==> flow/design.v <==
module timer (
    input wire           clk,
    input wire           rst,
    input wire           start,
    input wire           restart,
    input wire [31:0]    threshold,
    output reg           time_out
);
reg [31:0] counter;
always @(posedge clk or negedge rst) 
begin
    if (!rst) 
    begin
        counter  <= 'b0;
        time_out <= 1'b0;
    end 
    else if (start) 
    begin
        if(!restart)
        begin
            counter <= counter + 'b1;
        end
        else
        begin
            counter <= 'b0;
        end
        if (counter == threshold) 
        begin
            time_out <= 1'b1;
            counter  <= 'd0 ;
        end
        else
        begin
            time_out <= 1'b0;
        end
    end
    else
    begin
        counter <= 'd0;
    end
end
endmodule
module card_handling #(parameter    C_WIDTH   = 6,
                                    P_WIDTH   = 16,
                                    B_WIDTH   = 20,
                                    USERS_NUM = 10)
(
    input wire                  clk,
    input wire                  rst,
    input wire [C_WIDTH-1:0]    card_number,
    input wire                  card_in,
    input wire                  card_out,
    input wire                  operation_done,
    input wire [B_WIDTH-1:0]    updated_balance,
    output reg [P_WIDTH-1:0]    password,
    output reg [B_WIDTH-1:0]    balance,
    output reg                  pass_en     
);
reg [P_WIDTH-1:0] password_rom ;
always @(*)
begin
    case (card_number)
    'd0    : password_rom = 'b0011_0011_0111_0000 ;
    'd1    : password_rom = 'b0011_0101_0000_0110 ;
    'd2    : password_rom = 'b0100_0000_0111_0110 ;
    'd3    : password_rom = 'b0011_0011_0111_0000 ;
    'd4    : password_rom = 'b0101_0010_1001_1000 ;
    'd5    : password_rom = 'b0110_0110_0011_1001 ;
    'd6    : password_rom = 'b0010_0010_1000_0100 ;
    'd7    : password_rom = 'b1001_0001_0010_0101 ;
    'd8    : password_rom = 'b1000_0110_0101_0111 ;
    'd9    : password_rom = 'b0101_0111_1001_0001 ;
    default: password_rom = 'b0 ;
    endcase
end
reg [B_WIDTH*USERS_NUM-1:0] balance_memory ;
reg [B_WIDTH-1:0]           balance_rd ;
localparam [B_WIDTH*USERS_NUM-1:0] BALANCE_INIT = {
    20'd15000 , 20'd40000 , 20'd25000 , 20'd20000 , 20'd4000   ,
    20'd100000, 20'd200000, 20'd10000 , 20'd50000 , 20'd2200   } ;
genvar i ;
generate
for (i = 0 ; i < USERS_NUM ; i = i + 1)
begin : g_balance
    always @(posedge clk or negedge rst) 
    begin
        if (!rst) 
        begin
            balance_memory[i*B_WIDTH +: B_WIDTH] <= BALANCE_INIT[i*B_WIDTH +: B_WIDTH] ;
        end
        else if((card_number == i) && (card_out || operation_done))
        begin
            balance_memory[i*B_WIDTH +: B_WIDTH] <= updated_balance ;
        end
    end
end
endgenerate
integer k ;
always @(*)
begin
    balance_rd = 'b0 ;
    for (k = 0 ; k < USERS_NUM ; k = k + 1)
    begin
        if (card_number == k)
        begin
            balance_rd = balance_memory[k*B_WIDTH +: B_WIDTH] ;
        end
    end
end
always @(posedge clk or negedge rst) 
begin
    if (!rst) 
    begin
        password <= 'b0 ;
        balance  <= 'b0 ;
    end 
    else 
    begin
        if(card_number < USERS_NUM)
        begin
            if(card_in)
            begin
                password <= password_rom ;
                balance  <= balance_rd  ;
            end
        end
        else
        begin
            password <= 'b0 ;
            balance  <= 'b0 ;
        end
    end
end
always @(posedge clk or negedge rst) 
begin
    if(!rst)
    begin
        pass_en <= 1'b0 ;
    end
    else if(card_number < USERS_NUM)
    begin
        pass_en <= card_in ;
    end
    else begin
    end
end
endmodule
module user_interface #(parameter  	P_WIDTH = 16,
                            		B_WIDTH = 20 )
(
    input wire                      clk,
    input wire                      rst,
	input wire                      card_in,
    input wire                      button_0,
    input wire                      button_1,
    input wire                      button_2,
    input wire                      button_3,
    input wire                      button_4,
    input wire                      button_5,
    input wire                      button_6,
    input wire                      button_7,
    input wire                      button_8,
    input wire                      button_9,
    input wire                      enter_button,
    input wire                      cancel_button,
	input wire                      multiple_100_button,
    input wire                      multiple_1000_button,
    input wire                      withdraw_button,
    input wire                      deposit_button,
    input wire                      show_balance,
    input wire                      another_service,
    input wire                      English_button,
    input wire                      Arabic_button,
	output reg     [B_WIDTH-1:0]    entry_value,  
    output reg     [P_WIDTH-1:0]    in_password,  
	output reg     [1:0]            operation,
	output reg     [1:0]	        language
);
reg  [1:0]  count ; 
reg  [3:0]  temp1, temp2, temp3, temp4 ;
reg     [P_WIDTH-1:0]    in_password_temp;
reg     [B_WIDTH-1:0]    entry_value_temp;
reg                 withdraw_hold, withdraw_100_hold, withdraw_1000_hold ;
reg                 withdraw_hold_reg, withdraw_100_hold_reg, withdraw_1000_hold_reg ;
always @(posedge clk or negedge rst) 
begin
	if(!rst)
	begin
		withdraw_hold_reg      <= 1'b0;
		withdraw_100_hold_reg  <= 1'b0;
		withdraw_1000_hold_reg <= 1'b0;
	end
	else
	begin
		withdraw_hold_reg      <= withdraw_hold ;
		withdraw_100_hold_reg  <= withdraw_100_hold ;
		withdraw_1000_hold_reg <= withdraw_1000_hold ;
	end
end
always @(posedge clk or negedge rst) 
begin
	if(!rst)
	begin
		in_password     <= 'b0;
		entry_value  <= 'b0;
	end
	else
	begin
		in_password     <= in_password_temp ;
		entry_value     <= entry_value_temp ;
	end
end
always @(*) 
begin
	if(withdraw_button || deposit_button)
	begin
		entry_value_temp = entry_value ;
		withdraw_hold       = 1'b1; 
		withdraw_100_hold   = 1'b0;
		withdraw_1000_hold  = 1'b0;
	end
	else if(withdraw_hold_reg)
	begin
		entry_value_temp   = entry_value ;
		withdraw_hold      = withdraw_hold_reg ;
		withdraw_100_hold  = withdraw_100_hold_reg ;
		withdraw_1000_hold = withdraw_1000_hold_reg ;
		  if(multiple_100_button)
		begin
			entry_value_temp = entry_value ;
			withdraw_100_hold   = 1'b1;
			withdraw_hold       = 1'b1;
			withdraw_1000_hold  = 1'b0;
		end
		else if(withdraw_100_hold_reg)
		begin
			if(button_1)
			begin
				entry_value_temp = 'd100;
				withdraw_100_hold   = 1'b0;
				withdraw_hold       = 1'b0;
				withdraw_1000_hold  = 1'b0;
			end
			else if(button_2)
			begin
				entry_value_temp = 'd200 ;
				withdraw_100_hold   = 1'b0;
				withdraw_hold       = 1'b0;
				withdraw_1000_hold  = 1'b0;
			end
			else if(button_3)
			begin
				entry_value_temp = 'd300 ;
				withdraw_100_hold   = 1'b0;
				withdraw_hold       = 1'b0;
				withdraw_1000_hold  = 1'b0;
			end
			else if(button_4)
			begin
				entry_value_temp = 'd400 ;
				withdraw_100_hold   = 1'b0;
				withdraw_hold       = 1'b0;
				withdraw_1000_hold  = 1'b0;
			end
			else if(button_5)
			begin
				entry_value_temp      = 'd500 ;
				withdraw_100_hold   = 1'b0;
				withdraw_hold       = 1'b0;
				withdraw_1000_hold  = 1'b0;
			end
			else if(button_6)
			begin
				entry_value_temp      = 'd600 ;
				withdraw_100_hold   = 1'b0;
				withdraw_hold       = 1'b0;
				withdraw_1000_hold  = 1'b0;
			end
			else if(button_7)
			begin
				entry_value_temp      = 'd700 ;
				withdraw_100_hold   = 1'b0;
				withdraw_hold       = 1'b0;
				withdraw_1000_hold  = 1'b0;
			end
			else if(button_8)
			begin
				entry_value_temp      = 'd800 ;
				withdraw_100_hold   = 1'b0;
				withdraw_hold       = 1'b0;
				withdraw_1000_hold  = 1'b0;
			end
			else if(button_9)
			begin
				entry_value_temp      = 'd900 ;
				withdraw_100_hold   = 1'b0;
				withdraw_hold       = 1'b0;
				withdraw_1000_hold  = 1'b0;
			end
			else
			begin
				entry_value_temp = entry_value ;
				withdraw_100_hold   = 1'b1;
				withdraw_hold       = 1'b1;
				withdraw_1000_hold  = 1'b0;
			end
		end
		else if(multiple_1000_button)
		begin
			entry_value_temp = entry_value ;
			withdraw_hold      = 1'b1;
			withdraw_100_hold  = 1'b0;
			withdraw_1000_hold = 1'b1;
		end
		else if(withdraw_1000_hold_reg)
		begin
			if(button_1)
			begin
				entry_value_temp = 'd1000 ;
				withdraw_hold      = 1'b0;
				withdraw_100_hold  = 1'b0;
				withdraw_1000_hold = 1'b0;
			end
			else if(button_2)
			begin
				entry_value_temp = 'd2000 ;
				withdraw_hold      = 1'b0;
				withdraw_100_hold  = 1'b0;
				withdraw_1000_hold = 1'b0;
			end
			else if(button_3)
			begin
				entry_value_temp = 'd3000 ;
				withdraw_hold      = 1'b0;
				withdraw_100_hold  = 1'b0;
				withdraw_1000_hold = 1'b0;
			end
			else if(button_4)
			begin
				entry_value_temp = 'd4000 ;
				withdraw_hold      = 1'b0;
				withdraw_100_hold  = 1'b0;
				withdraw_1000_hold = 1'b0;
			end
			else if(button_5)
			begin
				entry_value_temp = 'd5000 ;
				withdraw_hold      = 1'b0;
				withdraw_100_hold  = 1'b0;
				withdraw_1000_hold = 1'b0;
			end
			else if(button_6)
			begin
				entry_value_temp = 'd6000 ;
				withdraw_hold      = 1'b0;
				withdraw_100_hold  = 1'b0;
				withdraw_1000_hold = 1'b0;
			end
			else if(button_7)
			begin
				entry_value_temp = 'd7000 ;
				withdraw_hold      = 1'b0;
				withdraw_100_hold  = 1'b0;
				withdraw_1000_hold = 1'b0;
			end
			else if(button_8)
			begin
				entry_value_temp = 'd8000 ;
				withdraw_hold      = 1'b0;
				withdraw_100_hold  = 1'b0;
				withdraw_1000_hold = 1'b0;
			end
			else if(button_9)
			begin
				entry_value_temp = 'd9000 ;
				withdraw_hold      = 1'b0;
				withdraw_100_hold  = 1'b0;
				withdraw_1000_hold = 1'b0;
			end
			else
			begin
				entry_value_temp = entry_value ;
				withdraw_hold      = 1'b1;
				withdraw_100_hold  = 1'b0;
				withdraw_1000_hold = 1'b1;
			end
		end 
	end
	else
	begin
		entry_value_temp = entry_value ;
		withdraw_hold      = 1'b0;
		withdraw_100_hold  = 1'b0;
		withdraw_1000_hold = 1'b0;
	end
end
always @(*) 
begin
	if(withdraw_button)
	begin
		operation = 2'b00 ;
	end
	else if(deposit_button)
	begin
		operation = 2'b01 ;
	end
	else if(show_balance)
	begin
		operation = 2'b10 ;
	end
	else
	begin
		operation = 2'b11 ;  
	end
end
always @(posedge clk or negedge rst) 
begin
    if(!rst)
    begin
        count <= 'b0;
		temp1 <= 'd0;
		temp2 <= 'd0;
		temp3 <= 'd0;
		temp4 <= 'd0;
    end
    else if(card_in)
	begin
		count <= 'b0 ;
	end
	else
    begin
        if(button_0)
        begin
		  if(count == 'd0)
		  begin
		   temp1 <= 'd0;
		   count <= count + 1'b1 ;
		  end
		  else if(count == 'd1)
		  begin
		   temp2 <= 'd0;
		   count <= count + 1'b1 ;
		  end
		  else if(count == 'd2)
		  begin
		   temp3 <= 'd0;
		   count <= count + 1'b1 ;
		  end
		  else
		  begin
		   temp4 <= 'd0;
		   count <= 1'b0 ;
		  end
        end
        else if (button_1) 
        begin
		  if(count == 'd0)
		  begin
		   temp1 <= 'd1;
		   count <= count + 1'b1 ;
		  end
		  else if(count == 'd1)
		  begin
		   temp2 <= 'd1;
		   count <= count + 1'b1 ;
		  end
		  else if(count == 'd2)
		  begin
		   temp3 <= 'd1;
		   count <= count + 1'b1 ;
		  end
		  else
		  begin
		   temp4 <= 'd1;
		   count <= 1'b0 ;
		  end
        end
        else if (button_2) 
        begin
		 if(count == 'd0)
		  begin
		   temp1 <= 'd2;
		   count <= count + 1'b1 ;
		  end
		  else if(count == 'd1)
		  begin
		   temp2 <= 'd2;
		   count <= count + 1'b1 ;
		  end
		  else if(count == 'd2)
		  begin
		   temp3 <= 'd2;
		   count <= count + 1'b1 ;
		  end
		  else
		  begin
		   temp4 <= 'd2;
		   count <= 1'b0 ;
		  end
        end
        else if (button_3) 
        begin
		 if(count == 'd0)
		  begin
		   temp1 <= 'd3;
		   count <= count + 1'b1 ;
		  end
		  else if(count == 'd1)
		  begin
		   temp2 <= 'd3;
		   count <= count + 1'b1 ;
		  end
		  else if(count == 'd2)
		  begin
		   temp3 <= 'd3;
		   count <= count + 1'b1 ;
		  end
		  else
		  begin
		   temp4 <= 'd3;
		   count <= 1'b0 ;
		  end
        end
        else if (button_4) 
        begin
		  if(count == 'd0)
		  begin
		   temp1 <= 'd4;
		   count <= count + 1'b1 ;
		  end
		  else if(count == 'd1)
		  begin
		   temp2 <= 'd4;
		   count <= count + 1'b1 ;
		  end
		  else if(count == 'd2)
		  begin
		   temp3 <= 'd4;
		   count <= count + 1'b1 ;
		  end
		  else
		  begin
		   temp4 <= 'd4;
		   count <= 1'b0 ;
		  end
        end
        else if (button_5) 
        begin
           if(count == 'd0)
		  begin
		   temp1 <= 'd5;
		   count <= count + 1'b1 ;
		  end
		  else if(count == 'd1)
		  begin
		   temp2 <= 'd5;
		   count <= count + 1'b1 ;
		  end
		  else if(count == 'd2)
		  begin
		   temp3 <= 'd5;
		   count <= count + 1'b1 ;
		  end
		  else
		  begin
		   temp4 <= 'd5;
		   count <= 1'b0 ;
		  end 
        end
        else if (button_6) 
        begin
		 if(count == 'd0)
		  begin
		   temp1 <= 'd6;
		   count <= count + 1'b1 ;
		  end
		  else if(count == 'd1)
		  begin
		   temp2 <= 'd6;
		   count <= count + 1'b1 ;
		  end
		  else if(count == 'd2)
		  begin
		   temp3 <= 'd6;
		   count <= count + 1'b1 ;
		  end
		  else
		  begin
		   temp4 <= 'd6;
		   count <= 1'b0 ;
		  end 
        end
        else if (button_7) 
        begin
            if(count == 'd0)
		  begin
		   temp1 <= 'd7;
		   count <= count + 1'b1 ;
		  end
		  else if(count == 'd1)
		  begin
		   temp2 <= 'd7;
		   count <= count + 1'b1 ;
		  end
		  else if(count == 'd2)
		  begin
		   temp3 <= 'd7;
		   count <= count + 1'b1 ;
		  end
		  else
		  begin
		   temp4 <= 'd7;
		   count <= 1'b0 ;
		  end 
        end
        else if (button_8) 
        begin
            if(count == 'd0)
		  begin
		   temp1 <= 'd8;
		   count <= count + 1'b1 ;
		  end
		  else if(count == 'd1)
		  begin
		   temp2 <= 'd8;
		   count <= count + 1'b1 ;
		  end
		  else if(count == 'd2)
		  begin
		   temp3 <= 'd8;
		   count <= count + 1'b1 ;
		  end
		  else
		  begin
		   temp4 <= 'd8;
		   count <= 1'b0 ;
		  end 
        end
        else if (button_9) 
        begin
            if(count == 'd0)
		  begin
		   temp1 <= 'd9;
		   count <= count + 1'b1 ;
		  end
		  else if(count == 'd1)
		  begin
		   temp2 <= 'd9;
		   count <= count + 1'b1 ;
		  end
		  else if(count == 'd2)
		  begin
		   temp3 <= 'd9;
		   count <= count + 1'b1 ;
		  end
		  else
		  begin
		   temp4 <= 'd9;
		   count <= 1'b0 ;
		  end 
        end
    end
end
always @(*) begin
    if(enter_button ) 
	begin
		in_password_temp = {temp1, temp2, temp3, temp4} ;
	end
	else
	begin
		in_password_temp = in_password ;
	end
end
always @(*) 
begin
	if(English_button)
	begin
		language = 2'b01;
	end	
	else if(Arabic_button)
	begin
		language = 2'b10;
	end
	else
	begin
		language = 2'b00;   
	end
end
endmodule
module ATM_FSM #(parameter  P_WIDTH = 16,
                            B_WIDTH = 20 )
(
    input wire              clk,
    input wire              rst,
    input wire                       time_out,
    input wire     [P_WIDTH-1:0]     user_password,
    input wire     [B_WIDTH-1:0]     current_balance,
    input wire                       pass_en,
    input wire     [P_WIDTH-1:0]     in_password,
    input wire                       enter_button,
    input wire                       cancel_button,
    input wire                       correction_button,
    input wire                       another_service,
    input wire     [1:0]             language,       
    input wire     [1:0]             operation,      
    input wire     [B_WIDTH-1:0]     actual_deposit_value,
    input wire     [B_WIDTH-1:0]     entry_value,
    output reg     [B_WIDTH-1:0]     updated_balance,
    output reg                       wrong_password,
    output reg                       operation_done,  
    output reg                       error,  
    output reg                       start_timer,  
    output wire                      restart_timer,  
    output reg                       card_out
);
localparam          IDLE             = 4'b0000 ,
                    LANGUAGE         = 4'b0001 ,
                    WRITE_PASS       = 4'b0010 ,
                    CHECK_PASS       = 4'b0011 ,
                    OPERATION        = 4'b0100 ,
                    WRITE_WITHDRAW   = 4'b0101 ,
                    WITHDRAW         = 4'b0110 ,
                    WRITE_DEPOSIT    = 4'b0111 ,
                    DEPOSIT          = 4'b1000 ,
                    BALANCE          = 4'b1001 ;
reg      [3:0]      current_state ,
                    next_state ;
reg      [B_WIDTH-1:0]     updated_balance_comb ;
reg      [1:0]    error_count ;
reg      [1:0]    error_count_reg ;
always @(posedge clk or negedge rst) 
begin
    if(!rst)
    begin
        error_count_reg <= 'b0 ;
    end
    else
    begin
        error_count_reg <= error_count ;
    end
end
reg                        op_done_reg ;
always @(posedge clk or negedge rst) 
begin
    if(!rst)
    begin
        op_done_reg <= 1'b0 ;
    end
    else
    begin
        op_done_reg <= operation_done && ((current_state == WITHDRAW) || (current_state == DEPOSIT)) ;
    end
end
always @(posedge clk or negedge rst) 
begin
    if(!rst)
    begin
        updated_balance <= 'b0 ;
    end
    else
    begin
        if(pass_en)
        begin
            updated_balance <= current_balance ;
        end
        else
        begin
            updated_balance <= updated_balance_comb ;
        end
    end   
end
always @ (posedge clk or negedge rst)
begin
    if(!rst)
    begin
        current_state <= IDLE ;
    end
    else
    begin
        current_state <= next_state ;
    end
end
always @ (*)
begin
    error_count = error_count_reg;
    case (current_state)
    IDLE : begin
        error_count = 'b0;
        if(pass_en)
        begin
            next_state = LANGUAGE ;
        end
        else
        begin
            next_state = IDLE ;
        end
    end
    LANGUAGE : begin
        if(time_out || cancel_button)  
        begin
            next_state = IDLE ;
        end
        else
        begin
            if(language == 2'b01 || language == 2'b10)
            begin
                next_state = WRITE_PASS ;
            end
            else
            begin
                next_state = LANGUAGE ;
            end
        end
    end
    WRITE_PASS : begin
        error_count = error_count_reg;
        if(time_out || cancel_button)
        begin
            next_state = IDLE ;
        end
        else if(enter_button)
        begin
            next_state = CHECK_PASS ;
        end
        else
        begin
            next_state = WRITE_PASS ;
        end
    end
    CHECK_PASS : begin
        if(wrong_password)  
        begin
            if(error_count_reg == 2'b10)
            begin
                error_count = 2'b0;
                next_state = IDLE ;
            end
            else
            begin
                error_count = error_count_reg + 'b1 ;
                next_state = WRITE_PASS ;
            end    
        end
        else
        begin
            error_count = 2'b0;
            next_state = OPERATION ;
        end
    end
    OPERATION : begin
        if(time_out || cancel_button)  
        begin
            next_state = IDLE ;
        end
        else
        begin
            if(operation == 2'b00)
            begin
                next_state = WRITE_WITHDRAW ;
            end
            else if(operation == 2'b01)
            begin
                next_state = WRITE_DEPOSIT ;
            end
            else if(operation == 2'b10)
            begin
                next_state = BALANCE ;
            end
            else
            begin
                next_state = OPERATION ;
            end
        end
    end
    WRITE_WITHDRAW : begin
         error_count = error_count_reg;
        if(time_out || cancel_button)
        begin
            next_state = IDLE ;
        end
        else
        begin
            if(enter_button)
            begin
                next_state = WITHDRAW ;
            end
            else 
            begin
                next_state = WRITE_WITHDRAW ;
            end
        end
    end
    WITHDRAW : begin
        if(operation_done)
        begin
            error_count = 2'b0;
            if(time_out || cancel_button)
            begin
                next_state = IDLE ;
            end
            else
            begin
                if(another_service)
                begin
                    next_state = OPERATION ;
                end
                else
                begin
                    next_state = WITHDRAW ;
                end
            end
        end
        else  
        begin
            if(error_count_reg == 2'b10)
            begin
                error_count = 2'b0;
                next_state = IDLE ;
            end
            else
            begin
                error_count = error_count_reg + 'b1 ;
                next_state = WRITE_WITHDRAW ;
            end
        end
    end
    WRITE_DEPOSIT : begin
         error_count = error_count_reg;
        if(time_out || cancel_button)
        begin
            next_state = IDLE ;
        end
        else
        begin
            if(enter_button)
            begin
                next_state = DEPOSIT ;
            end
            else
            begin
                next_state = WRITE_DEPOSIT ;
            end
        end
    end
    DEPOSIT : begin
        if(operation_done)
        begin
            error_count = 2'b0;
            if(time_out || cancel_button)
            begin
                next_state = IDLE ;
            end
            else
            begin
                if(another_service)
                begin
                    next_state = OPERATION ;
                end
                else
                begin
                    next_state = DEPOSIT ;
                end
            end 
        end
        else  
        begin
            if(error_count_reg == 2'b10)
            begin
                error_count = 2'b0;
                next_state = IDLE ;
            end
            else
            begin
                error_count = error_count_reg + 'b1 ;
                next_state = WRITE_DEPOSIT ;
            end
        end
    end
    BALANCE : begin
        if(time_out || cancel_button)
        begin
            next_state = IDLE ;
        end
        else
        begin
            if(another_service)
            begin
                next_state = OPERATION ;
            end
            else
            begin
                next_state = BALANCE ;
            end
        end
    end
    default : begin
        next_state = IDLE ;
    end
    endcase
end
always @ (*)
begin
    case (current_state)
    IDLE : begin
        wrong_password = 1'b0 ;
        operation_done = 1'b0 ;
        error = 1'b0 ;
        updated_balance_comb = updated_balance ; 
        start_timer = 1'b0 ;
        card_out = 1'b0 ;
    end
    LANGUAGE : begin
        wrong_password = 1'b0 ;
        operation_done = 1'b0 ;
        error = 1'b0 ;
        updated_balance_comb = updated_balance ; 
        start_timer = 1'b1 ;
        if(time_out || cancel_button) 
        begin
            card_out = 1'b1 ;
        end
        else
        begin
            card_out = 1'b0 ;
        end  
    end
    WRITE_PASS : begin
        wrong_password = 1'b0 ;
        operation_done = 1'b0 ;
        error = 1'b0 ;
        updated_balance_comb = updated_balance ; 
        start_timer = 1'b1 ;
        if(time_out || cancel_button) 
        begin
            card_out = 1'b1 ;
        end
        else
        begin
            card_out = 1'b0 ;
        end  
    end
    CHECK_PASS : begin
        operation_done = 1'b0 ;
        updated_balance_comb = updated_balance ; 
        start_timer = 1'b0 ;
        card_out = 1'b0 ;
        if(in_password == user_password)
        begin
            wrong_password = 1'b0 ;
            error = 1'b0 ;
        end
        else
        begin
            wrong_password = 1'b1 ;
            error = 1'b1 ;
        end
    end
    OPERATION : begin
        wrong_password = 1'b0 ;
        operation_done = 1'b0 ;
        error = 1'b0 ;
        updated_balance_comb = updated_balance ;
        start_timer = 1'b1 ;
        if(time_out || cancel_button) 
        begin
            card_out = 1'b1 ;
        end
        else
        begin
            card_out = 1'b0 ;
        end  
    end
    WRITE_WITHDRAW : begin
        wrong_password = 1'b0 ;
        operation_done = 1'b0 ;
        error = 1'b0 ;
        updated_balance_comb = updated_balance ; 
        start_timer = 1'b1 ;
        if(time_out || cancel_button) 
        begin
            card_out = 1'b1 ;
        end
        else
        begin
            card_out = 1'b0 ;
        end  
    end
    WITHDRAW : begin
        wrong_password = 1'b0 ;
        start_timer = 1'b1 ;
        if(!op_done_reg)  
        begin
            if(entry_value > current_balance)
            begin
                error = 1'b1 ;
                updated_balance_comb = updated_balance ;
                operation_done = 1'b0 ;
            end
            else
            begin
                error = 1'b0 ;
                updated_balance_comb = updated_balance - entry_value ;
                operation_done = 1'b1 ;
            end
        end
        else
        begin
            error = 1'b0 ;
            updated_balance_comb = updated_balance ;
            operation_done = 1'b1 ;
        end 
        if(time_out || cancel_button) 
        begin
            card_out = 1'b1 ;
        end
        else
        begin
            card_out = 1'b0 ;
        end  
    end
    WRITE_DEPOSIT : begin
        wrong_password = 1'b0 ;
        operation_done = 1'b0 ;
        error = 1'b0 ;
        updated_balance_comb = updated_balance ; 
        start_timer = 1'b1 ;
        if(time_out || cancel_button) 
        begin
            card_out = 1'b1 ;
        end
        else
        begin
            card_out = 1'b0 ;
        end  
    end
    DEPOSIT : begin
        wrong_password = 1'b0 ;
        start_timer = 1'b1 ;
        if(!op_done_reg)  
        begin
            if(entry_value == actual_deposit_value)
            begin
                error = 1'b0 ;
                updated_balance_comb = updated_balance + actual_deposit_value ;
                operation_done = 1'b1 ;
            end
            else
            begin
                error = 1'b1 ;
                updated_balance_comb = updated_balance ;
                operation_done = 1'b0 ;
            end
        end
        else
        begin
            error = 1'b0 ;
            updated_balance_comb = updated_balance ;
            operation_done = 1'b1 ;
        end
        if(time_out || cancel_button) 
        begin
            card_out = 1'b1 ;
        end
        else
        begin
            card_out = 1'b0 ;
        end   
    end
    BALANCE : begin
        wrong_password = 1'b0 ;
        operation_done = 1'b1 ;
        error = 1'b0 ;
        updated_balance_comb = updated_balance ; 
        start_timer = 1'b1 ;
        if(time_out || cancel_button) 
        begin
            card_out = 1'b1 ;
        end
        else
        begin
            card_out = 1'b0 ;
        end  
    end
    default : begin
        wrong_password = 1'b0 ;
        operation_done = 1'b0 ;
        error = 1'b0 ;
        updated_balance_comb = updated_balance ; 
        start_timer = 1'b0 ;
        card_out = 1'b0 ;
    end
    endcase
end
assign restart_timer = another_service || enter_button || (language == 2'b01) || (language == 2'b10) || (operation == 2'b00) || (operation == 2'b01) || (operation == 2'b10);
endmodule
module ATM_TOP #(parameter  P_WIDTH = 16,
                            B_WIDTH = 20, 
							C_WIDTH = 6)
( 
    input   wire                    clk,
    input   wire                    rst,
	input wire [C_WIDTH-1:0]         card_number,
	input wire                       card_in,
    input wire                      button_0,
    input wire                      button_1,
    input wire                      button_2,
    input wire                      button_3,
    input wire                      button_4,
    input wire                      button_5,
    input wire                      button_6,
    input wire                      button_7,
    input wire                      button_8,
    input wire                      button_9,
    input wire                      enter_button,
    input wire                      cancel_button,
    input wire                      withdraw_button,
    input wire                      deposit_button,
    input wire                      show_balance,
	input wire                      another_service,
    input wire                      English_button,
    input wire                      Arabic_button,
	input wire                      multiple_100_button,
    input wire                      multiple_1000_button,
    input wire     [B_WIDTH-1:0]     actual_deposit_value,
	input wire [31:0]                threshold,
	output wire	                         card_out,
	output wire  [B_WIDTH-1:0]     updated_balance,  
	output wire                    operation_done, 
	output wire                    error,
	output wire                    wrong_password
	);
wire  [B_WIDTH-1:0]         entry_value;
wire  [P_WIDTH-1:0]         password; 
wire  [B_WIDTH-1:0]         balance; 
wire                        pass_en; 
wire  [P_WIDTH-1:0]         in_password ;  
wire  [1:0]                 operation ;  
wire                         time_out ;  
wire                         start_timer ;  
wire                         restart_timer;  
wire     [1:0]               language ;
card_handling U0_card_handling (
    .clk(clk),
    .rst(rst),
    .card_number(card_number),
    .card_in(card_in),
	.card_out(card_out),
	.updated_balance(updated_balance),
    .password(password),
    .balance(balance),
	.operation_done(operation_done),
    .pass_en(pass_en)
);
user_interface U0_user_interface (
    .clk(clk),
    .rst(rst),
    .button_0(button_0),
	.button_1(button_1),
	.button_2(button_2),
	.button_3(button_3),
	.button_4(button_4),
	.button_5(button_5),
	.button_6(button_6),
	.button_7(button_7),
	.button_8(button_8),
	.button_9(button_9),
    .card_in(card_in),
	.multiple_100_button(multiple_100_button),
	.multiple_1000_button(multiple_1000_button),
    .enter_button(enter_button),
    .cancel_button(cancel_button),
    .withdraw_button(withdraw_button),
    .deposit_button(deposit_button),
	.show_balance(show_balance),
	.another_service(another_service),
	.English_button(English_button),
	.Arabic_button(Arabic_button),
	.entry_value(entry_value),
	.in_password(in_password),
	.operation(operation),
	.language(language)
);
timer U0_timer (
    .clk(clk),
    .rst(rst),
	.restart(restart_timer),
    .start(start_timer),
    .threshold(threshold),
    .time_out(time_out)
);
ATM_FSM U0_ATM_FSM (
    .clk(clk),
    .rst(rst),
    .time_out(time_out),
    .user_password(password),
    .current_balance(balance),
    .pass_en(pass_en),
	.card_out(card_out),
    .in_password(in_password),
    .enter_button(enter_button),
	.cancel_button(cancel_button),
	.correction_button(1'b0),
	.another_service(another_service),
	.language(language),
	.operation(operation),
	.entry_value(entry_value),
	.actual_deposit_value(actual_deposit_value),
	.updated_balance(updated_balance),
	.wrong_password(wrong_password),
	.operation_done(operation_done),
	.error(error),
	.start_timer(start_timer),
	.restart_timer(restart_timer)
);
endmodule
# --- From RTL to reports: ATM_TOP ---
# Each step is given for the RTL above and for the edited RTL.
# "orig" refers to lines of the RTL above, "edited" to lines of the edited file.
# "change" is "edited" less "orig", of the values as shown; "rel_change_pct" is that difference over "orig", in percent.
# Operators: Yosys type, input widths -> output width; for muxes data width and select width s.
# Cell names lack the library's common part.
design:
  top: "ATM_TOP"
  clock_port: "clk"
  library: "sky130hd"
  lib_corner: "tt_025C_1v80"

# --- The edit ---
# The edit as a unified diff against the file above.
# A script made this edit. It was not meant as an optimisation and need not keep what the design does.
# begin of diff
@@ -7,5 +7,5 @@
     output reg           time_out
 );
-reg [31:0] counter;
+reg [23:0] counter;
 always @(posedge clk or negedge rst) 
 begin
# end of diff

# --- Elaborated design ---
# Yosys after proc, flatten, opt, wreduce and memory -nomap, before mapping. Memory bits, and registers merged into a memory's read port (data or address), are not among the register bits. Print and check cells are not counted. Equal cells are merged and count once.
# Memory sizes are those after Yosys's memory passes, which may raise the word count (mostly to a power of two), join words into wider ones and drop unused or constant bits.
word_totals:
  columns: ["item", "orig", "edited", "change", "rel_change_pct"]
  rows:
  - ["register_bits", 354, 346, -8, -2.26]
  - ["mem_bits_ro", 240, 240, 0, 0.00]
  - ["mem_count", 1, 1, 0, 0.00]
  - ["inputBits", 81, 81, 0, 0.00]
  - ["out_inout_bits", 24, 24, 0, 0.00]
  - ["wordCells", 384, 384, 0, 0.00]
mem_list:
  columns: ["item", "orig", "edited"]
  rows:
  - ["mem_shapes", "16 x 15 bit 1R0W", "16 x 15 bit 1R0W"]
op_classes:
  columns: ["item", "orig", "edited", "change", "rel_change_pct"]
  rows:
  - ["addsub", 5, 5, 0, 0.00]
  - ["n_cmp", 2, 2, 0, 0.00]
  - ["eq_ne", 36, 36, 0, 0.00]
  - ["muxes", 265, 265, 0, 0.00]
  - ["logic", 6, 6, 0, 0.00]
  - ["reduce_and_logical", 40, 40, 0, 0.00]
ops:
  columns: ["operator", "orig", "edited", "change", "rel_change_pct"]
  rows:
  - ["$mux 32", 3, 0, -3, -100.00]
  - ["$mux 24", 0, 3, 3, null]
  - ["$add 32x1->32 const B", 1, 0, -1, -100.00]
  - ["$eq 32x32->1", 1, 0, -1, -100.00]
  - ["$add 24x1->24 const B", 0, 1, 1, null]
  - ["$eq 24x32->1", 0, 1, 1, null]
  - ["$mux 4", 147, 147, 0, 0.00]
  - ["$mux 1", 42, 42, 0, 0.00]
  - ["$mux 20", 38, 38, 0, 0.00]
  - ["$mux 2", 25, 25, 0, 0.00]
  - ["$logic_and 1x1->1", 11, 11, 0, 0.00]
  - ["$logic_or 1x1->1", 11, 11, 0, 0.00]
  - ["$not 1->1", 6, 6, 0, 0.00]
  - ["$eq 2x2->1 const B", 4, 4, 0, 0.00]
  - ["$eq 4x3->1 const B", 4, 4, 0, 0.00]
  - ["$eq 6x3->1 const B", 4, 4, 0, 0.00]
  - ["$ne 3x3->1 const B", 4, 4, 0, 0.00]
  - ["$eq 2x1->1 const B", 3, 3, 0, 0.00]
  - ["$logic_not 2->1", 3, 3, 0, 0.00]
  - ["$mux 16", 3, 3, 0, 0.00]
  - ["$reduce_and 5->1", 3, 3, 0, 0.00]
  - ["$add 2x1->2 const B", 2, 2, 0, 0.00]
  - ["$eq 4x2->1 const B", 2, 2, 0, 0.00]
  - ["$eq 4x4->1 const B", 2, 2, 0, 0.00]
  - ["$eq 6x2->1 const B", 2, 2, 0, 0.00]
  - ["$eq 6x4->1 const B", 2, 2, 0, 0.00]
  - ["$mux 3", 2, 2, 0, 0.00]
  - ["$pmux 1 s3", 2, 2, 0, 0.00]
# The list need not be complete.

# --- Depth ---
# Depth = most cells in a row (Yosys ltp): at word level without a register or memory, in the mapped netlist without a sequential cell, where the memories' decode and read muxes count.
depth:
  columns: ["item", "orig", "edited", "change", "rel_change_pct"]
  rows:
  - ["word_depth", 15, 15, 0, 0.00]
  - ["ABC_AREA", "0", "0", null, null]
  - ["mapped_depth", 16, 17, 1, 6.25]
  - ["depth_no_buf", 15, 16, 1, 6.67]

# --- Netlist ---
# Yosys stat after the flow's synthesis: flattened, memories mapped to cells. It holds for the ABC_AREA given above (unset counts as 0); a run with the other value may have another netlist.
synth_totals:
  columns: ["item", "orig", "edited", "change", "rel_change_pct"]
  rows:
  - ["cell_count", 1748, 1678, -70, -4.00]
  - ["yosys_area_um2", 18380.1, 17817.1, -563.0, -3.06]
  - ["seq_area_um2", 8854.7, 8654.6, -200.1, -2.26]
  - ["ffs", 351, 343, -8, -2.28]
  - ["n_buf", 111, 108, -3, -2.70]
types:
  columns: ["type", "orig", "edited", "change", "rel_change_pct"]
  rows:
  - ["mux2_2", 231, 32, -199, -86.15]
  - ["mux2_1", 2, 200, 198, 9900.00]
  - ["o21ai_0", 114, 62, -52, -45.61]
  - ["a222oi_1", 0, 20, 20, null]
  - ["a21oi_1", 69, 88, 19, 27.54]
  - ["nor3_1", 28, 43, 15, 53.57]
  - ["nand2_1", 125, 111, -14, -11.20]
  - ["a31oi_1", 19, 6, -13, -68.42]
  - ["nor2_1", 157, 169, 12, 7.64]
  - ["nand4_1", 24, 12, -12, -50.00]
  - ["xnor2_1", 57, 47, -10, -17.54]
  - ["a211oi_1", 21, 30, 9, 42.86]
  - ["dfrtp_1", 294, 286, -8, -2.72]
  - ["clkbuf_1", 83, 75, -8, -9.64]
  - ["or3_1", 14, 6, -8, -57.14]
  - ["o22ai_1", 12, 19, 7, 58.33]
  - ["inv_1", 52, 47, -5, -9.62]
  - ["a221o_1", 19, 14, -5, -26.32]
# The list need not be complete.
# The figures by module come from a second, unflattened synthesis with its own total; it is not the netlist above.
hier_totals:
  columns: ["item", "orig", "edited", "change", "rel_change_pct"]
  rows:
  - ["cells_unflattened", 1839, 1788, -51, -2.77]
  - ["hier_area_um2", 19531.2, 19232.2, -299.0, -1.53]
# Rows give one instance, submodules left out.
by_module_orig:
  columns: ["mod", "n_inst", "cells", "mod_area_um2", "mod_seq_area_um2"]
  rows:
  - ["card_handling", 1, 935, 11135.7, 5975.7]
  - ["ATM_FSM", 1, 495, 3946.3, 827.0]
  - ["user_interface", 1, 203, 2442.3, 1226.2]
  - ["timer", 1, 205, 2003.2, 825.8]
  - ["ATM_TOP", 1, 1, 3.8, 0.0]
by_module_edited:
  columns: ["mod", "n_inst", "cells", "mod_area_um2", "mod_seq_area_um2"]
  rows:
  - ["card_handling", 1, 921, 11175.7, 5975.7]
  - ["ATM_FSM", 1, 495, 3946.3, 827.0]
  - ["user_interface", 1, 203, 2442.3, 1226.2]
  - ["timer", 1, 168, 1664.1, 625.6]
  - ["ATM_TOP", 1, 1, 3.8, 0.0]

# --- Path before layout ---
# OpenSTA on the mapped netlist: ideal clock, no wires. The path of least setup slack (recovery checks aside). Input and output delay are each 20% of the period. Register names are those of the netlist, which keeps one name where synthesis merged equal registers.
synth_timing:
  columns: ["item", "orig", "edited", "change", "rel_change_pct"]
  rows:
  - ["path_type", "input port to output port", "input port to flip-flop", null, null]
  - ["startpoint", "in actual_deposit_value[17]", "in actual_deposit_value[1]", null, null]
  - ["endpoint", "out operation_done", "reg U0_ATM_FSM.updated_balance[19]", null, null]
  - ["period_ns", 6.0, 6.0, 0.0, 0.00]
  - ["input_delay_ns", 1.200, 1.200, 0.000, 0.00]
  - ["output_delay_ns", 1.200, null, null, null]
  - ["setup_time_ns", null, 0.125, null, null]
  - ["arrival_ns", 2.714, 3.547, 0.833, 30.69]
  - ["required_ns", 4.800, 5.875, 1.075, 22.40]
  - ["path_slack_ns", 2.086, 2.328, 0.242, null]
  - ["path_delay_ns", 1.514, 2.472, 0.958, 63.28]
  - ["path_stages", 6, 12, 6, 100.00]
  - ["period_less_setup_slack_ns", 3.914, 3.672, -0.242, -6.18]
# "path_delay_ns" is the arrival time less input delay plus setup time.
# At an output port there is no setup time.
# "path_stages" counts driving pins, that of a launching flip-flop among them; a cell with two outputs on the path counts twice.
# "period_less_setup_slack_ns" is the clock period less the worst setup slack; recovery checks do not enter. This is arithmetic on one report: input and output delays are still those of the set period (20% each).
# The rows between start and end are the longest chain of elaborated cells between them; the timing report does not say that the signal goes this way. Where chains are equally long, one stands for them.
# Each line given opens the expression or statement behind the cell; cells for indexed reads and writes are added by Yosys, which also makes memories of some case tables.
# At most two assigning lines are given for a register; there are more.
synth_between_orig:
  path_cell_list: "or4_1 -> nor4_1 -> a41oi_1 -> a21oi_1 -> nand2_1 -> inv_1"
  elab_chain_len: 4
  cells_between: 4
  cone_classes: "eq/ne (1); mux (3)"
synth_lines_orig:
  columns: ["item", "line", "rtl"]
  rows:
  - ["start: declaration", 1224, "input wire     [B_WIDTH-1:0]     actual_deposit_value,"]
  - ["$eq 20x20->1", 1141, "if(entry_value == actual_deposit_value)"]
  - ["$mux 1", 1141, null]
  - ["$mux 1", 1139, "if(!op_done_reg)"]
  - ["$pmux 1 s3", 1003, "case (current_state)"]
  - ["end: declaration", 1228, "output wire operation_done,"]
synth_between_edited:
  path_cell_list: "nand2_1 -> inv_1 -> ha_1 -> a211oi_1 -> o21ai_0 -> a221oi_1 -> a211oi_1 -> o31ai_1 -> xnor2_1 -> nand2_1 -> xnor2_1 -> mux2_2"
  elab_chain_len: 5
  cells_between: 8
  cone_classes: "add/sub (1); eq/ne (2); mux (4); reduce/logical (1)"
synth_lines_edited:
  columns: ["item", "line", "rtl"]
  rows:
  - ["start: declaration", 1224, "input wire     [B_WIDTH-1:0]     actual_deposit_value,"]
  - ["$add 20x20->20", 1144, "updated_balance_comb = updated_balance + actual_deposit_value ;"]
  - ["$mux 20", 1141, "if(entry_value == actual_deposit_value)"]
  - ["$mux 20", 1139, "if(!op_done_reg)"]
  - ["$pmux 20 s2", 1003, "case (current_state)"]
  - ["$mux 20", 762, "if(pass_en)"]
  - ["end: assignment", 764, "updated_balance <= current_balance ;"]
  - ["end: assignment", 768, "updated_balance <= updated_balance_comb ;"]
  - ["end: declaration", 708, "output reg     [B_WIDTH-1:0]     updated_balance,"]

# --- Timing after layout ---
# Path of least setup slack in the final report of the runs of set A (OpenROAD, finished layout, wires in). Where an end is a register, its clock arrival counts in the times.
layout_timing:
  columns: ["item", "orig", "edited", "change", "rel_change_pct"]
  rows:
  - ["path_type", "input port to output port", "input port to output port", null, null]
  - ["startpoint", "in actual_deposit_value[17]", "in actual_deposit_value[7]", null, null]
  - ["endpoint", "out operation_done", "out operation_done", null, null]
  - ["period_ns", 6.0, 6.0, 0.0, 0.00]
  - ["input_delay_ns", 1.20, 1.20, 0.00, 0.00]
  - ["output_delay_ns", 1.20, 1.20, 0.00, 0.00]
  - ["arrival_ns", 4.08, 3.69, -0.39, -9.56]
  - ["required_ns", 4.80, 4.80, 0.00, 0.00]
  - ["path_slack_ns", 0.72, 1.11, 0.39, null]
  - ["path_stages", 8, 7, -1, -12.50]
# The rows between start and end are the longest chain of elaborated cells between them; the timing report does not say that the signal goes this way. Where chains are equally long, one stands for them.
layout_between_orig:
  path_cell_list: "clkdlybuf4s50_1 -> or4_1 -> nor4_1 -> a41oi_1 -> a21oi_1 -> nand2_1 -> inv_1 -> clkdlybuf4s50_1"
  elab_chain_len: 4
  cells_between: 4
  cone_classes: "eq/ne (1); mux (3)"
layout_lines_orig:
  columns: ["item", "line", "rtl"]
  rows:
  - ["start: declaration", 1224, "input wire     [B_WIDTH-1:0]     actual_deposit_value,"]
  - ["$eq 20x20->1", 1141, "if(entry_value == actual_deposit_value)"]
  - ["$mux 1", 1141, null]
  - ["$mux 1", 1139, "if(!op_done_reg)"]
  - ["$pmux 1 s3", 1003, "case (current_state)"]
  - ["end: declaration", 1228, "output wire operation_done,"]
layout_between_edited:
  path_cell_list: "clkdlybuf4s50_1 -> xor2_1 -> nor4_1 -> nand3_1 -> o31a_1 -> o31ai_4 -> clkdlybuf4s50_1"
  elab_chain_len: 4
  cells_between: 4
  cone_classes: "eq/ne (1); mux (3)"
layout_lines_edited:
  columns: ["item", "line", "rtl"]
  rows:
  - ["start: declaration", 1224, "input wire     [B_WIDTH-1:0]     actual_deposit_value,"]
  - ["$eq 20x20->1", 1141, "if(entry_value == actual_deposit_value)"]
  - ["$mux 1", 1141, null]
  - ["$mux 1", 1139, "if(!op_done_reg)"]
  - ["$pmux 1 s3", 1003, "case (current_state)"]
  - ["end: declaration", 1228, "output wire operation_done,"]

# --- Layout results ---
# Runs of the flow (Yosys, OpenROAD) on both versions; the two runs of a pair have the same settings. The constraints put input and output delay at 20% of the set period each and load the outputs with 0.01 pF.
flow_settings_set_A:
  CORE_UTILIZATION: 40
  period_ns: 6.0
  CAP_MARGIN: 20
  CORE_MARGIN: 2
  SLEW_MARGIN: 20
results_set_A:
  columns: ["item", "orig", "edited", "change", "rel_change_pct"]
  rows:
  - ["yosys_chip_area_um2", 18380.1, 17817.1, -563.0, -3.06]
  - ["die_area_um2", 47681.1, 46246.5, -1434.6, -3.01]
  - ["final_stdcell_area_um2", 21235.4, 20711.1, -524.3, -2.47]
  - ["utilization_frac", 0.468, 0.469, 0.001, null]
  - ["ws_setup_ns", 0.724, 1.113, 0.389, null]
  - ["timing.setup.tns_ns", 0.000, 0.000, 0.000, null]
  - ["hold_ws_ns", 0.491, 0.481, -0.010, null]
  - ["fin_power_w", 0.006035, 0.005886, -0.000149, -2.47]
  - ["timing.achieved_period_ns", 5.276, 4.887, -0.389, -7.37]
flow_settings_set_B:
  ABC_AREA: 1
  CELL_PAD_IN_SITES_DETAIL_PLACEMENT: 0
  CORE_MARGIN: 7
  CORE_UTILIZATION: 62
  GPL_ROUTABILITY_DRIVEN: 0
  MAX_ROUTING_LAYER: "met4"
  MIN_ROUTING_LAYER: "met1"
  PLACE_DENSITY_LB_ADDON: 0.05
  period_ns: 4.58
  CAP_MARGIN: 20
  SLEW_MARGIN: 20
results_set_B:
  columns: ["item", "orig", "edited", "change", "rel_change_pct"]
  rows:
  - ["yosys_chip_area_um2", 19602.6, 19282.2, -320.4, -1.63]
  - ["die_area_um2", 36791.1, 36235.0, -556.1, -1.51]
  - ["final_stdcell_area_um2", 21948.6, 21592.0, -356.6, -1.62]
  - ["utilization_frac", 0.712, 0.706, -0.006, null]
  - ["ws_setup_ns", 0.696, 0.611, -0.085, null]
  - ["timing.setup.tns_ns", 0.000, 0.000, 0.000, null]
  - ["fin_power_w", 0.008151, 0.009028, 0.000877, 10.76]
  - ["timing.achieved_period_ns", 3.884, 3.969, 0.085, 2.19]
# "timing.achieved_period_ns" is the run's clock period less its worst setup slack. It is reckoned from that one timing run; input and output delays stay at 20% of the period that was set.
# "fin_power_w": no workload was simulated; the value follows from the tool's default switching activity.
